==> flow/design.v <==
module encode_fsm(input logic [247:0] data, input logic clk_out, reset, start, output logic [61:0] coded_kmer, output logic coded_ready);
    always_ff @(posedge clk_out) begin
        if(reset==0) begin
            coded_ready<=0;
        end
        else if(start) begin  
            coded_kmer[ 0 ]<=data[ 1 ]^data[ 2 ];
            coded_kmer[ 2 ]<=data[ 9 ]^data[ 10 ];
            coded_kmer[ 4 ]<=data[ 17 ]^data[ 18 ];
            coded_kmer[ 6 ]<=data[ 25 ]^data[ 26 ];
            coded_kmer[ 8 ]<=data[ 33 ]^data[ 34 ];
            coded_kmer[ 10 ]<=data[ 41 ]^data[ 42 ];
            coded_kmer[ 12 ]<=data[ 49 ]^data[ 50 ];
            coded_kmer[ 14 ]<=data[ 57 ]^data[ 58 ];
            coded_kmer[ 16 ]<=data[ 65 ]^data[ 66 ];
            coded_kmer[ 18 ]<=data[ 73 ]^data[ 74 ];
            coded_kmer[ 20 ]<=data[ 81 ]^data[ 82 ];
            coded_kmer[ 22 ]<=data[ 89 ]^data[ 90 ];
            coded_kmer[ 24 ]<=data[ 97 ]^data[ 98 ];
            coded_kmer[ 26 ]<=data[ 105 ]^data[ 106 ];
            coded_kmer[ 28 ]<=data[ 113 ]^data[ 114 ];
            coded_kmer[ 30 ]<=data[ 121 ]^data[ 122 ];
            coded_kmer[ 32 ]<=data[ 129 ]^data[ 130 ];
            coded_kmer[ 34 ]<=data[ 137 ]^data[ 138 ];
            coded_kmer[ 36 ]<=data[ 145 ]^data[ 146 ];
            coded_kmer[ 38 ]<=data[ 153 ]^data[ 154 ];
            coded_kmer[ 40 ]<=data[ 161 ]^data[ 162 ];
            coded_kmer[ 42 ]<=data[ 169 ]^data[ 170 ];
            coded_kmer[ 44 ]<=data[ 177 ]^data[ 178 ];
            coded_kmer[ 46 ]<=data[ 185 ]^data[ 186 ];
            coded_kmer[ 48 ]<=data[ 193 ]^data[ 194 ];
            coded_kmer[ 50 ]<=data[ 201 ]^data[ 202 ];
            coded_kmer[ 52 ]<=data[ 209 ]^data[ 210 ];
            coded_kmer[ 54 ]<=data[ 217 ]^data[ 218 ];
            coded_kmer[ 56 ]<=data[ 225 ]^data[ 226 ];
            coded_kmer[ 58 ]<=data[ 233 ]^data[ 234 ];
            coded_kmer[ 60 ]<=data[ 241 ]^data[ 242 ];
            coded_kmer[ 1 ]<=data[ 2 ];
            coded_kmer[ 3 ]<=data[ 10 ];
            coded_kmer[ 5 ]<=data[ 18 ];
            coded_kmer[ 7 ]<=data[ 26 ];
            coded_kmer[ 9 ]<=data[ 34 ];
            coded_kmer[ 11 ]<=data[ 42 ];
            coded_kmer[ 13 ]<=data[ 50 ];
            coded_kmer[ 15 ]<=data[ 58 ];
            coded_kmer[ 17 ]<=data[ 66 ];
            coded_kmer[ 19 ]<=data[ 74 ];
            coded_kmer[ 21 ]<=data[ 82 ];
            coded_kmer[ 23 ]<=data[ 90 ];
            coded_kmer[ 25 ]<=data[ 98 ];
            coded_kmer[ 27 ]<=data[ 106 ];
            coded_kmer[ 29 ]<=data[ 114 ];
            coded_kmer[ 31 ]<=data[ 122 ];
            coded_kmer[ 33 ]<=data[ 130 ];
            coded_kmer[ 35 ]<=data[ 138 ];
            coded_kmer[ 37 ]<=data[ 146 ];
            coded_kmer[ 39 ]<=data[ 154 ];
            coded_kmer[ 41 ]<=data[ 162 ];
            coded_kmer[ 43 ]<=data[ 170 ];
            coded_kmer[ 45 ]<=data[ 178 ];
            coded_kmer[ 47 ]<=data[ 186 ];
            coded_kmer[ 49 ]<=data[ 194 ];
            coded_kmer[ 51 ]<=data[ 202 ];
            coded_kmer[ 53 ]<=data[ 210 ];
            coded_kmer[ 55 ]<=data[ 218 ];
            coded_kmer[ 57 ]<=data[ 226 ];
            coded_kmer[ 59 ]<=data[ 234 ];
            coded_kmer[ 61 ]<=data[ 242 ];
            coded_ready<=1;
        end
        else if(coded_ready) begin  
            coded_ready<=0;      
        end
    end
endmodule
module canonic_fsm(input logic clk_out, reset, coded_ready, input logic [61:0]coded_kmer, 
					  output logic [61:0]k_canon, output logic canon_ready);  
	logic [61:0]k;    
	logic state;  
	always_ff @(posedge clk_out) begin
		if(reset==0) begin
			state<=0;
		end
		else if(coded_ready) begin
			state<=1;
		end
		else if(canon_ready) begin
			state<=0;	
		end	
	end
    always_comb begin
        begin
			k[ 1 : 0 ]=~coded_kmer[ 61 : 60 ];
			k[ 3 : 2 ]=~coded_kmer[ 59 : 58 ];
			k[ 5 : 4 ]=~coded_kmer[ 57 : 56 ];
			k[ 7 : 6 ]=~coded_kmer[ 55 : 54 ];
			k[ 9 : 8 ]=~coded_kmer[ 53 : 52 ];
			k[ 11 : 10 ]=~coded_kmer[ 51 : 50 ];
			k[ 13 : 12 ]=~coded_kmer[ 49 : 48 ];
			k[ 15 : 14 ]=~coded_kmer[ 47 : 46 ];
			k[ 17 : 16 ]=~coded_kmer[ 45 : 44 ];
			k[ 19 : 18 ]=~coded_kmer[ 43 : 42 ];
			k[ 21 : 20 ]=~coded_kmer[ 41 : 40 ];
			k[ 23 : 22 ]=~coded_kmer[ 39 : 38 ];
			k[ 25 : 24 ]=~coded_kmer[ 37 : 36 ];
			k[ 27 : 26 ]=~coded_kmer[ 35 : 34 ];
			k[ 29 : 28 ]=~coded_kmer[ 33 : 32 ];
			k[ 31 : 30 ]=~coded_kmer[ 31 : 30 ];
			k[ 33 : 32 ]=~coded_kmer[ 29 : 28 ];
			k[ 35 : 34 ]=~coded_kmer[ 27 : 26 ];
			k[ 37 : 36 ]=~coded_kmer[ 25 : 24 ];
			k[ 39 : 38 ]=~coded_kmer[ 23 : 22 ];
			k[ 41 : 40 ]=~coded_kmer[ 21 : 20 ];
			k[ 43 : 42 ]=~coded_kmer[ 19 : 18 ];
			k[ 45 : 44 ]=~coded_kmer[ 17 : 16 ];
			k[ 47 : 46 ]=~coded_kmer[ 15 : 14 ];
			k[ 49 : 48 ]=~coded_kmer[ 13 : 12 ];
			k[ 51 : 50 ]=~coded_kmer[ 11 : 10 ];
			k[ 53 : 52 ]=~coded_kmer[ 9 : 8 ];
			k[ 55 : 54 ]=~coded_kmer[ 7 : 6 ];
			k[ 57 : 56 ]=~coded_kmer[ 5 : 4 ];
			k[ 59 : 58 ]=~coded_kmer[ 3 : 2 ];
			k[ 61 : 60 ]=~coded_kmer[ 1 : 0 ];
			if(k<coded_kmer) begin
				k_canon=k;
			end
			else begin
				k_canon=coded_kmer;  
			end
		end
		canon_ready=state;
    end                                                     
endmodule
module k_canon_to_hash_result_velocidad_3pasos(input logic clk_out, reset, canon_ready, input logic [61:0]k_canon,  
							  output logic [63:0] hash_result, output logic hash_ready);
    logic [63:0] k0, k1, k2, k3, k4, k5, k6;
	logic [8:0] state, nextstate;  
	logic [31:0] x0, x1, x2, x3, x4, x5,x6, x7, x8, x9, 
	             x0_, x1_, x2_, x3_, x4_, x5_,x6_, x7_, x8_, x9_;
	logic [18:0] y0, y1, y2, w0, w1, w2, n0, 
				 y0_, y1_, y2_, w0_, w1_, w2_, n0_;
	always_ff @(posedge clk_out) begin
		if(reset==0) begin
			state<=0;
			hash_ready<=0;
		end
		else if(canon_ready) begin
			state<=1;
		end  
		else if(state==0) begin
			hash_ready<=0;  
		end	 
		else if(state==1) begin
			state<=2;
		end  
		else if(state==2) begin
			state<=3;
		end  
		else if(state==3) begin
			state<=4;
		end  
		else if(state==4) begin
			state<=5;
		end  
		else if(state==5) begin
			state<=6;
		end  
		else if(state==6) begin
			state<=7;
		end  
		else if(state==7) begin
			state<=8;		
		end  
		else if(state==8) begin
			state<=9;
		end  
		else if(state==9) begin
			state<=10;
		end  
		else if(state==10) begin
			state<=11;
		end  
		else if(state==11) begin
			state<=12;
		end  
		else if(state==12) begin
			state<=13;
		end  
		else if(state==13) begin
			state<=14;
		end  
		else if(state==14) begin
			state<=0;
			hash_ready<=1;
		end  
	end  
	always_ff @(posedge clk_out) begin
	case(state)
		1: k0 <= k_canon>>33;
		2: k1 <= k0^k_canon;
		3: begin
			x0<=k1[15:0]*'b1000110011001101;
			x1<=k1[31:16]*'b1000110011001101;
			x2<=k1[15:0]*'b1110110101010101;
			x3<=k1[15:0]*'b1010111111010111;
			x4<=k1[31:16]*'b1110110101010101;
			x5<=k1[47:32]*'b1000110011001101;
			x6<=k1[15:0]*'b1111111101010001;
			x7<=k1[31:16]*'b1010111111010111;
			x8<=k1[47:32]*'b1110110101010101;
			x9<=k1[63:48]*'b1000110011001101;
		end
		4: begin
			y0<= x3[31:16]  + x4[31:16]  + x5[31:16];
			y1<= x6[15:0] + x7[15:0] + x8[15:0];
			w0<= x1[31:16] + x2[31:16] + x3[15:0];
			w1<= x4[15:0] + x5[15:0];
			n0<= x0[31:16] + x2[15:0] + x1[15:0];
			k2[15:0]<= x0[15:0];
		end
		5: begin
			y2<= y0 + y1 + x9[15:0];
			w2<= w0 + w1 + n0[17:16];
			k2[31:16]<=n0;
		end
		6: begin
			k2[63:48]<= y2 + w2[18:16];
			k2[47:32]<= w2;		
		end
		7: k3 <= k2>>33;
		8: k4 <= k3^k2;
		9: begin
			x0_<=k4[15:0]*'b1110110001010011;
			x1_<=k4[31:16]*'b1110110001010011;
			x2_<=k4[15:0]*'b0001101010000101;
			x3_<=k4[15:0]*'b1011100111111110;
			x4_<=k4[31:16]*'b0001101010000101;
			x5_<=k4[47:32]*'b1110110001010011;
			x6_<=k4[15:0]*'b1100010011001110;
			x7_<=k4[31:16]*'b1011100111111110;
			x8_<=k4[47:32]*'b0001101010000101;
			x9_<=k4[63:48]*'b1110110001010011;
		end
		10: begin
            y0_<= x3_[31:16]  + x4_[31:16]  + x5_[31:16];
			y1_<= x6_[15:0] + x7_[15:0] + x8_[15:0];
			w0_<= x1_[31:16] + x2_[31:16] + x3_[15:0];
			w1_<= x4_[15:0] + x5_[15:0];
			n0_<= x0_[31:16] + x2_[15:0] + x1_[15:0];
			k5[15:0]<= x0_[15:0];
		end
		11: begin
			y2_<= y0_ + y1_ + x9_[15:0];
			w2_<= w0_ + w1_ + n0_[17:16];
			k5[31:16]<=n0_;
        end
		12: begin
			k5[63:48]<= y2_ + w2_[18:16];
			k5[47:32]<= w2_;
		end
		13: k6 <= k5>>33;
		14: hash_result <= k6^k5;
	endcase
	end
endmodule: k_canon_to_hash_result_velocidad_3pasos
module ldz_position(input logic reset, clk_out, hash_ready, input logic [63:0]hash_result, input logic start,  
output logic [5:0]ldz, output logic ldz_ready, output logic [31:0] sum_ldz);
	logic state;  
	logic [63:0]Ms;
    logic [31:0] bits32;
    logic [15:0] bits16;
    logic [8:0] bits8;
    logic [3:0] bits4;
    logic [1:0] bits2; 
    logic bits[31:0];
	always_ff @(posedge clk_out) begin
	    if(reset==0) begin
            ldz_ready<= 0;
            sum_ldz<=0;
            state<=0;
        end
        else begin
		if(hash_ready) begin
			state<=1;
		end
		else begin
			state<=0;	
		end	
        if(state) begin
            ldz_ready<=1;
            sum_ldz<=sum_ldz+ldz;
        end
        else begin
            ldz_ready<=0;
        end
        end
	end 
    always_comb begin
        begin
			Ms[13:0]=14'b10000000000000;
			Ms[63:14]=hash_result[63:14];
			ldz[5]=(Ms[63:32]==0);  
			if(ldz[5])
				bits32= Ms[31:0];
			else
				bits32[31:0]= Ms[63:32];  
			ldz[4]= (bits32[31:16]==0);  
			 if(ldz[4])
				bits16=bits32[15:0]; 
			 else             
				bits16=bits32[31:16];  
			 ldz[3]=(bits16[15:8]==0);  
			 if(ldz[3])
				bits8=bits16[7:0];
			 else
				bits8=bits16[15:8];
			 ldz[2]=(bits8[7:4]==0);
			 if(ldz[2])
				bits4=bits8[3:0];  
			 else
				bits4=bits8[7:4];
			 ldz[1]=(bits4[3:2]==0); 
			 if(ldz[1])
				bits2=bits4[1:0];            
			 else
				bits2=bits4[3:2];			 
			 ldz[0]=(bits2[1]==0); 
		end
    end
endmodule: ldz_position
module kmer_hash_top(
    input  logic        clk_out,
    input  logic        reset,         
    input  logic        in_valid,
    input  logic [7:0]  in_char,
    output logic        in_ready,
    output logic        out_valid,
    output logic [63:0] out_hash,
    output logic [5:0]  out_ldz,
    output logic [31:0] out_sum
);
    logic [247:0] data;
    logic [4:0]   count;
    logic         busy;
    logic         start;
    logic [61:0]  coded_kmer;  logic coded_ready;
    logic [61:0]  k_canon;     logic canon_ready;
    logic [63:0]  hash_result; logic hash_ready;
    logic [5:0]   ldz;         logic ldz_ready;
    logic [31:0]  sum_ldz;
    assign in_ready = ~busy;
    always_ff @(posedge clk_out) begin
        if(reset==0) begin
            data<=0;
            count<=0;
            busy<=0;
            start<=0;
        end
        else begin
            start<=0;
            if(in_valid && !busy) begin
                if(in_char==8'b0) begin
                    data<=0;
                    count<=0;
                end
                else begin
                    data[247:8]<=data[239:0];
                    data[7:0]<=in_char;
                    if(count>=30) begin
                        count<=31;
                        start<=1;
                        busy<=1;
                    end
                    else begin
                        count<=count+1;
                    end
                end
            end
            else if(hash_ready) begin
                busy<=0;
            end
        end
    end
    encode_fsm f1(.data(data), .clk_out(clk_out), .reset(reset), .start(start),
                  .coded_kmer(coded_kmer), .coded_ready(coded_ready));
    canonic_fsm f2(.clk_out(clk_out), .reset(reset), .coded_ready(coded_ready),
                   .coded_kmer(coded_kmer), .k_canon(k_canon), .canon_ready(canon_ready));
    k_canon_to_hash_result_velocidad_3pasos f3(.clk_out(clk_out), .reset(reset),
                   .canon_ready(canon_ready), .k_canon(k_canon),
                   .hash_result(hash_result), .hash_ready(hash_ready));
    ldz_position f4(.reset(reset), .clk_out(clk_out), .hash_ready(hash_ready),
                    .hash_result(hash_result), .start(start),
                    .ldz(ldz), .ldz_ready(ldz_ready), .sum_ldz(sum_ldz));
    assign out_valid = ldz_ready;
    assign out_hash  = hash_result;
    assign out_ldz   = ldz;
    assign out_sum   = sum_ldz;
endmodule
### Tool chain data of kmer_hash_top

Tool output for the design above, in the order of the flow.
Lines are those of the file above, counted from 1.
Library cell names are shortened.
Not given: n/a

* top module: kmer_hash_top
* clock port: clk_out
* cell library: sky130hd
* timing corner: tt_025C_1v80

### Word-level counts

Counts by Yosys on the flattened word-level netlist (proc, flatten, opt, wreduce; memories kept). Register bits leave out memories and registers merged into their read ports (data or address). Print and check cells are left out. Cells with the same type and inputs are merged into one.

* add/sub/neg operators: 30
* multipliers: 20
* order comparisons: 2
* equality and inequality tests: 30
* mux-type cells: 50
* bitwise logic cells: 71
* reductions and logical operators: 20

Operator list (count)
* 16-bit by 16-bit multiplier with 32-bit output (second input constant): 9
* 16-bit by 13-bit multiplier with 29-bit output (second input constant): 2
* 16-bit by 16-bit multiplier with 16-bit output (second input constant): 2
* 16-bit by 15-bit multiplier with 15-bit output (second input constant): 2
* 16-bit by 15-bit multiplier with 31-bit output (second input constant): 1
* 16-bit by 14-bit multiplier with 16-bit output (second input constant): 2
* 235-bit two-way mux: 1
* 16-bit by 13-bit multiplier with 16-bit output (second input constant): 1
* 16-bit adder: 12
* 16-bit by 9-bit multiplier with 16-bit output (second input constant): 1
* 31-bit by 64-bit XOR with 64-bit output: 2
* 9-bit two-way mux: 14
* 16-bit by 16-bit adder with 17-bit output: 6
* 9-bit by 4-bit equality test with 1-bit output (second input constant): 7
* 2-bit NOT: 31
* 29-bit by 62-bit XOR with 62-bit output: 1
* 62-bit < comparator: 1
* 62-bit two-way mux: 1
* 19-bit by 16-bit adder with 19-bit output: 2
* 19-bit adder: 2
* 19-bit by 2-bit adder with 19-bit output: 2
* 17-bit by 16-bit adder with 18-bit output: 2
* 9-bit by 3-bit equality test with 1-bit output (second input constant): 4
* 16-bit by 3-bit adder with 16-bit output: 2
* 32-bit by 6-bit adder with 32-bit output: 1
* 32-bit zero test: 1
* 32-bit two-way mux: 1
* 1-bit XOR: 31

Not listed: further kinds 28, cells in them 79.

* register bits after elaboration: 1524
* bits of input ports: 11
* elaborated cells: 346

### Logic depth

Longest topological path by Yosys (ltp), each cell counted once; first at word level (registers and memories cut), then after technology mapping (sequential cells cut; the memories' decode and read muxes count).

* depth in word-level cells: 17
* ABC_AREA: 0
* depth in mapped cells: 24
* depth with buffers taken out: 23

### Mapped cells and area

Yosys stat after the flow's synthesis: flattened, memories mapped to cells. It holds for the ABC_AREA given above (unset counts as 0); a run with the other value may have another netlist.

Cell types
* edfxtp_1: count 1191, total area 3.58E+04 um^2
* fa_1: count 1314, total area 2.63E+04 um^2
* ha_1: count 2072, total area 2.59E+04 um^2
* inv_1: count 2427, total area 9.11E+03 um^2
* xnor2_1: count 597, total area 5.23E+03 um^2
* dfxtp_1: count 121, total area 2.42E+03 um^2
* a21oi_1: count 443, total area 2.22E+03 um^2
* xor2_1: count 251, total area 2.2E+03 um^2
* o21ai_0: count 285, total area 1.43E+03 um^2
* nor2_1: count 371, total area 1.39E+03 um^2
* nand2_1: count 311, total area 1167.37 um^2
* a21o_1: count 147, total area 1.1E+03 um^2
* nand3_1: count 171, total area 855.821 um^2
* nor3_1: count 154, total area 770.739 um^2
* o21bai_1: count 82, total area 615.59 um^2
* o21a_1: count 75, total area 563.04 um^2
* a211oi_1: count 57, total area 427.91 um^2
* mux2i_1: count 40, total area 400.384 um^2

Not listed: further types 63, cells in them 762.

* cells in the netlist: 10871
* cell area after synthesis: 123357.1 um^2
* sequential area: 38186.6 um^2
* flip-flops: 1312

The figures by module come from a second, unflattened synthesis with its own total; it is not the netlist above.

* cells (unflattened synthesis): 11741
* area total of the unflattened synthesis: 132445.8 um^2

Each row is one instance without its submodules.

By module
* k_canon_to_hash_result_velocidad_3pasos: instances 1, cells 9986, area 115284.3 um^2
* kmer_hash_top: instances 1, cells 1172, area 10983.0 um^2
* ldz_position: instances 1, cells 279, area 2358.5 um^2
* encode_fsm: instances 1, cells 96, area 2165.8 um^2
* canonic_fsm: instances 1, cells 208, area 1654.1 um^2

### Timing after synthesis

Source: OpenSTA report_checks on the synthesized netlist (no wires, ideal clock, input and output delay 20% of the period each), path of least setup slack; recovery checks are left aside. Register names are those of the netlist, which keeps one name where synthesis merged equal registers.

* path kind: register -> register
* start: register f3.k1[5]
* end: register f3.x3[31]
* period: 7.5 ns
* setup time: 0.277 ns
* arrival: 6.197 ns
* path slack: 1.025 ns
* delay of the path: 6.474 ns
* stages on the path: 24
* buffers on the path: 0
* synthesis period reached: 6.475 ns

"delay of the path" = arrival - input delay + setup time.
"stages on the path": output pins that drive a net of the path, with the launching flip-flop's if there is one; two outputs of one cell count as two.
"synthesis period reached" is the clock period less the worst setup slack; recovery checks do not enter. This is arithmetic on one report: input and output delays are still those of the set period (20% each).
Between the ends stands the longest chain of elaborated cells between them, by number of cells; it is not shown to be the way that was timed. Of several equally long chains one is given.
A line is the first line of the expression or statement that the cell stems from. Yosys adds cells for indexed reads and writes and turns some case tables into memories.

* cell sequence: edfxtp_1 > inv_1 > ha_1 > fa_1 > inv_1 > fa_1 > inv_1 > fa_1 > inv_1 > fa_1 > inv_1 > fa_1 > inv_1 > ha_1 > or3_1 > or3_1 > nor3_1 > o31ai_1 > a31oi_1 > a21o_1 > o31a_1 > o21ai_1 > o311ai_0 > o211ai_1
* cells in the longest elaborated chain: 1

Ends and longest elaborated chain, post-synthesis
* start: declaration: RTL line 136 `logic [63:0] k0, k1, k2, k3, k4, k5, k6;`
* start: assignment: RTL line 200 `2: k1 <= k0^k_canon;`
* 16-bit by 16-bit multiplier with 32-bit output: RTL line 205 `x3<=k1[15:0]*'b1010111111010111;`
* end: assignment: RTL line 205
* end: declaration: RTL line 138 `logic [31:0] x0, x1, x2, x3, x4, x5,x6, x7, x8, x9,`

### Path in the finished layout

From the final timing report of job 1: the path of least setup slack in the routed layout; clock arrival at registers is part of the times.

* path kind: register -> register
* start: register f3.k1[9]
* end: register f3.x3[31]
* period: 5.96 ns
* setup time: 0.27 ns
* arrival: 6.78 ns
* path slack: -0.29 ns
* stages on the path: 25
* buffers on the path: 1

Between the ends stands the longest chain of elaborated cells between them, by number of cells; it is not shown to be the way that was timed. Of several equally long chains one is given.

* cell sequence: edfxtp_1 > ha_4 > inv_2 > fa_1 > inv_2 > fa_1 > inv_1 > fa_1 > inv_2 > fa_1 > inv_1 > fa_1 > inv_1 > ha_2 > or3_4 > or3_4 > nor3_4 > o31ai_4 > a31oi_1 > buf_4 > a21o_1 > o31a_1 > o21ai_2 > o311ai_1 > o211ai_1
* cells in the longest elaborated chain: 1

Ends and longest elaborated chain, post-layout
* start: declaration: RTL line 136 `logic [63:0] k0, k1, k2, k3, k4, k5, k6;`
* start: assignment: RTL line 200 `2: k1 <= k0^k_canon;`
* 16-bit by 16-bit multiplier with 32-bit output: RTL line 205 `x3<=k1[15:0]*'b1010111111010111;`
* end: assignment: RTL line 205
* end: declaration: RTL line 138 `logic [31:0] x0, x1, x2, x3, x4, x5,x6, x7, x8, x9,`

Measured results for kmer_hash_top: 3 stored runs of the Yosys and OpenROAD flow on sky130hd. The settings differ; the order carries no meaning. The constraints put input and output delay at 20% of the set period each and load the outputs with 0.01 pF.
"clock period achieved": clock period set for the run, less the worst setup slack. It is reckoned from that one timing run; input and output delays stay at 20% of the period that was set.
By "critical setup path time" is meant the share of the clock period that the worst setup path is allowed (20% is reserved at inputs, 20% at outputs), minus its slack. Clock arrival times at its registers enter into it.
"power" rests on the timing tool's default activity at the inputs, not on a simulated workload.

### Job 1

==> flow/run.sh <==
#!/bin/bash
# the make line also repeats the synthesis and layout settings of config.mk as NAME=value (left out here)
make -C /OpenROAD-flow-scripts/flow DESIGN_CONFIG=/design/flow/config.mk WORK_HOME=/design/flow/orfs CLKGATE_MAP_FILE= finish
==> flow/config.mk <==
export PLATFORM = sky130hd
export DESIGN_NAME = kmer_hash_top
export DESIGN_NICKNAME = kmer_hash_top
export VERILOG_FILES = /design/flow/design.v
export SDC_FILE = /design/flow/constraint.sdc
export NUM_CORES = 4
export LEC_CHECK = 0
export CAP_MARGIN = 20
export CORE_MARGIN = 2
export CORE_UTILIZATION = 37
export GPL_ROUTABILITY_DRIVEN = 1
export HOLD_SLACK_MARGIN = 0.1
export PLACE_DENSITY = 0.82
export SLEW_MARGIN = 20
==> flow/constraint.sdc <==
create_clock -name core_clock -period 5.96 [get_ports {clk_out}]
set_input_delay 1.1920 -clock core_clock [delete_from_list [all_inputs] [get_ports {clk_out}]]
set_output_delay 1.1920 -clock core_clock [all_outputs]
set_load 0.01 [all_outputs]

Results of job 1:
- Chip area in the Yosys report: 123357.1 um^2
- Die area: 338032.0 um^2
- Standard-cell area after layout: 142410.0 um^2
- Post-route utilization: 0.428
- Setup slack of the worst path: -0.290 ns
- Post-route setup TNS: -1.888 ns
- Power: 19.501 mW
- Clock period achieved: 6.250 ns
- Critical setup path time: 6.25 ns
- Critical path kind: register -> register

### Job 2

==> flow/run.sh <==
#!/bin/bash
# the make line also repeats the synthesis and layout settings of config.mk as NAME=value (left out here)
make -C /OpenROAD-flow-scripts/flow DESIGN_CONFIG=/design/flow/config.mk WORK_HOME=/design/flow/orfs CLKGATE_MAP_FILE= finish
==> flow/config.mk <==
export PLATFORM = sky130hd
export DESIGN_NAME = kmer_hash_top
export DESIGN_NICKNAME = kmer_hash_top
export VERILOG_FILES = /design/flow/design.v
export SDC_FILE = /design/flow/constraint.sdc
export NUM_CORES = 4
export LEC_CHECK = 0
export CAP_MARGIN = 20
export CELL_PAD_IN_SITES_DETAIL_PLACEMENT = 2
export CORE_MARGIN = 2
export CORE_UTILIZATION = 40
export MIN_ROUTING_LAYER = met2
export PLACE_DENSITY_LB_ADDON = 0.22
export SLEW_MARGIN = 20
export TNS_END_PERCENT = 50
==> flow/constraint.sdc <==
create_clock -name core_clock -period 7.5 [get_ports {clk_out}]
set_input_delay 1.5000 -clock core_clock [delete_from_list [all_inputs] [get_ports {clk_out}]]
set_output_delay 1.5000 -clock core_clock [all_outputs]
set_load 0.01 [all_outputs]

Results of job 2:
- Chip area in the Yosys report: 123357.1 um^2
- Die area: 312850.0 um^2
- Standard-cell area after layout: 136272.0 um^2
- Post-route utilization: 0.445
- Setup slack of the worst path: 0.354 ns
- Post-route setup TNS: 0.000 ns
- Power: 16.235 mW
- Clock period achieved: 7.146 ns
- Critical setup path time: 7.15 ns
- Critical path kind: register -> register

### Job 3

==> flow/run.sh <==
#!/bin/bash
# the make line also repeats the synthesis and layout settings of config.mk as NAME=value (left out here)
make -C /OpenROAD-flow-scripts/flow DESIGN_CONFIG=/design/flow/config.mk WORK_HOME=/design/flow/orfs CLKGATE_MAP_FILE= finish
==> flow/config.mk <==
export PLATFORM = sky130hd
export DESIGN_NAME = kmer_hash_top
export DESIGN_NICKNAME = kmer_hash_top
export VERILOG_FILES = /design/flow/design.v
export SDC_FILE = /design/flow/constraint.sdc
export NUM_CORES = 4
export LEC_CHECK = 0
export CAP_MARGIN = 20
export CELL_PAD_IN_SITES_DETAIL_PLACEMENT = 1
export CORE_ASPECT_RATIO = 1.24
export CORE_MARGIN = 2
export CORE_UTILIZATION = 61
export CTS_CLUSTER_SIZE = 32
export GPL_ROUTABILITY_DRIVEN = 1
export HOLD_SLACK_MARGIN = 0.14
export PLACE_DENSITY_LB_ADDON = 0.28
export SETUP_SLACK_MARGIN = 1.0
export SLEW_MARGIN = 25
export TNS_END_PERCENT = 45
==> flow/constraint.sdc <==
create_clock -name core_clock -period 4.81 [get_ports {clk_out}]
set_input_delay 0.9620 -clock core_clock [delete_from_list [all_inputs] [get_ports {clk_out}]]
set_output_delay 0.9620 -clock core_clock [all_outputs]
set_load 0.01 [all_outputs]

Outcome of job 3: incomplete, clock tree synthesis halted on DPL-0033
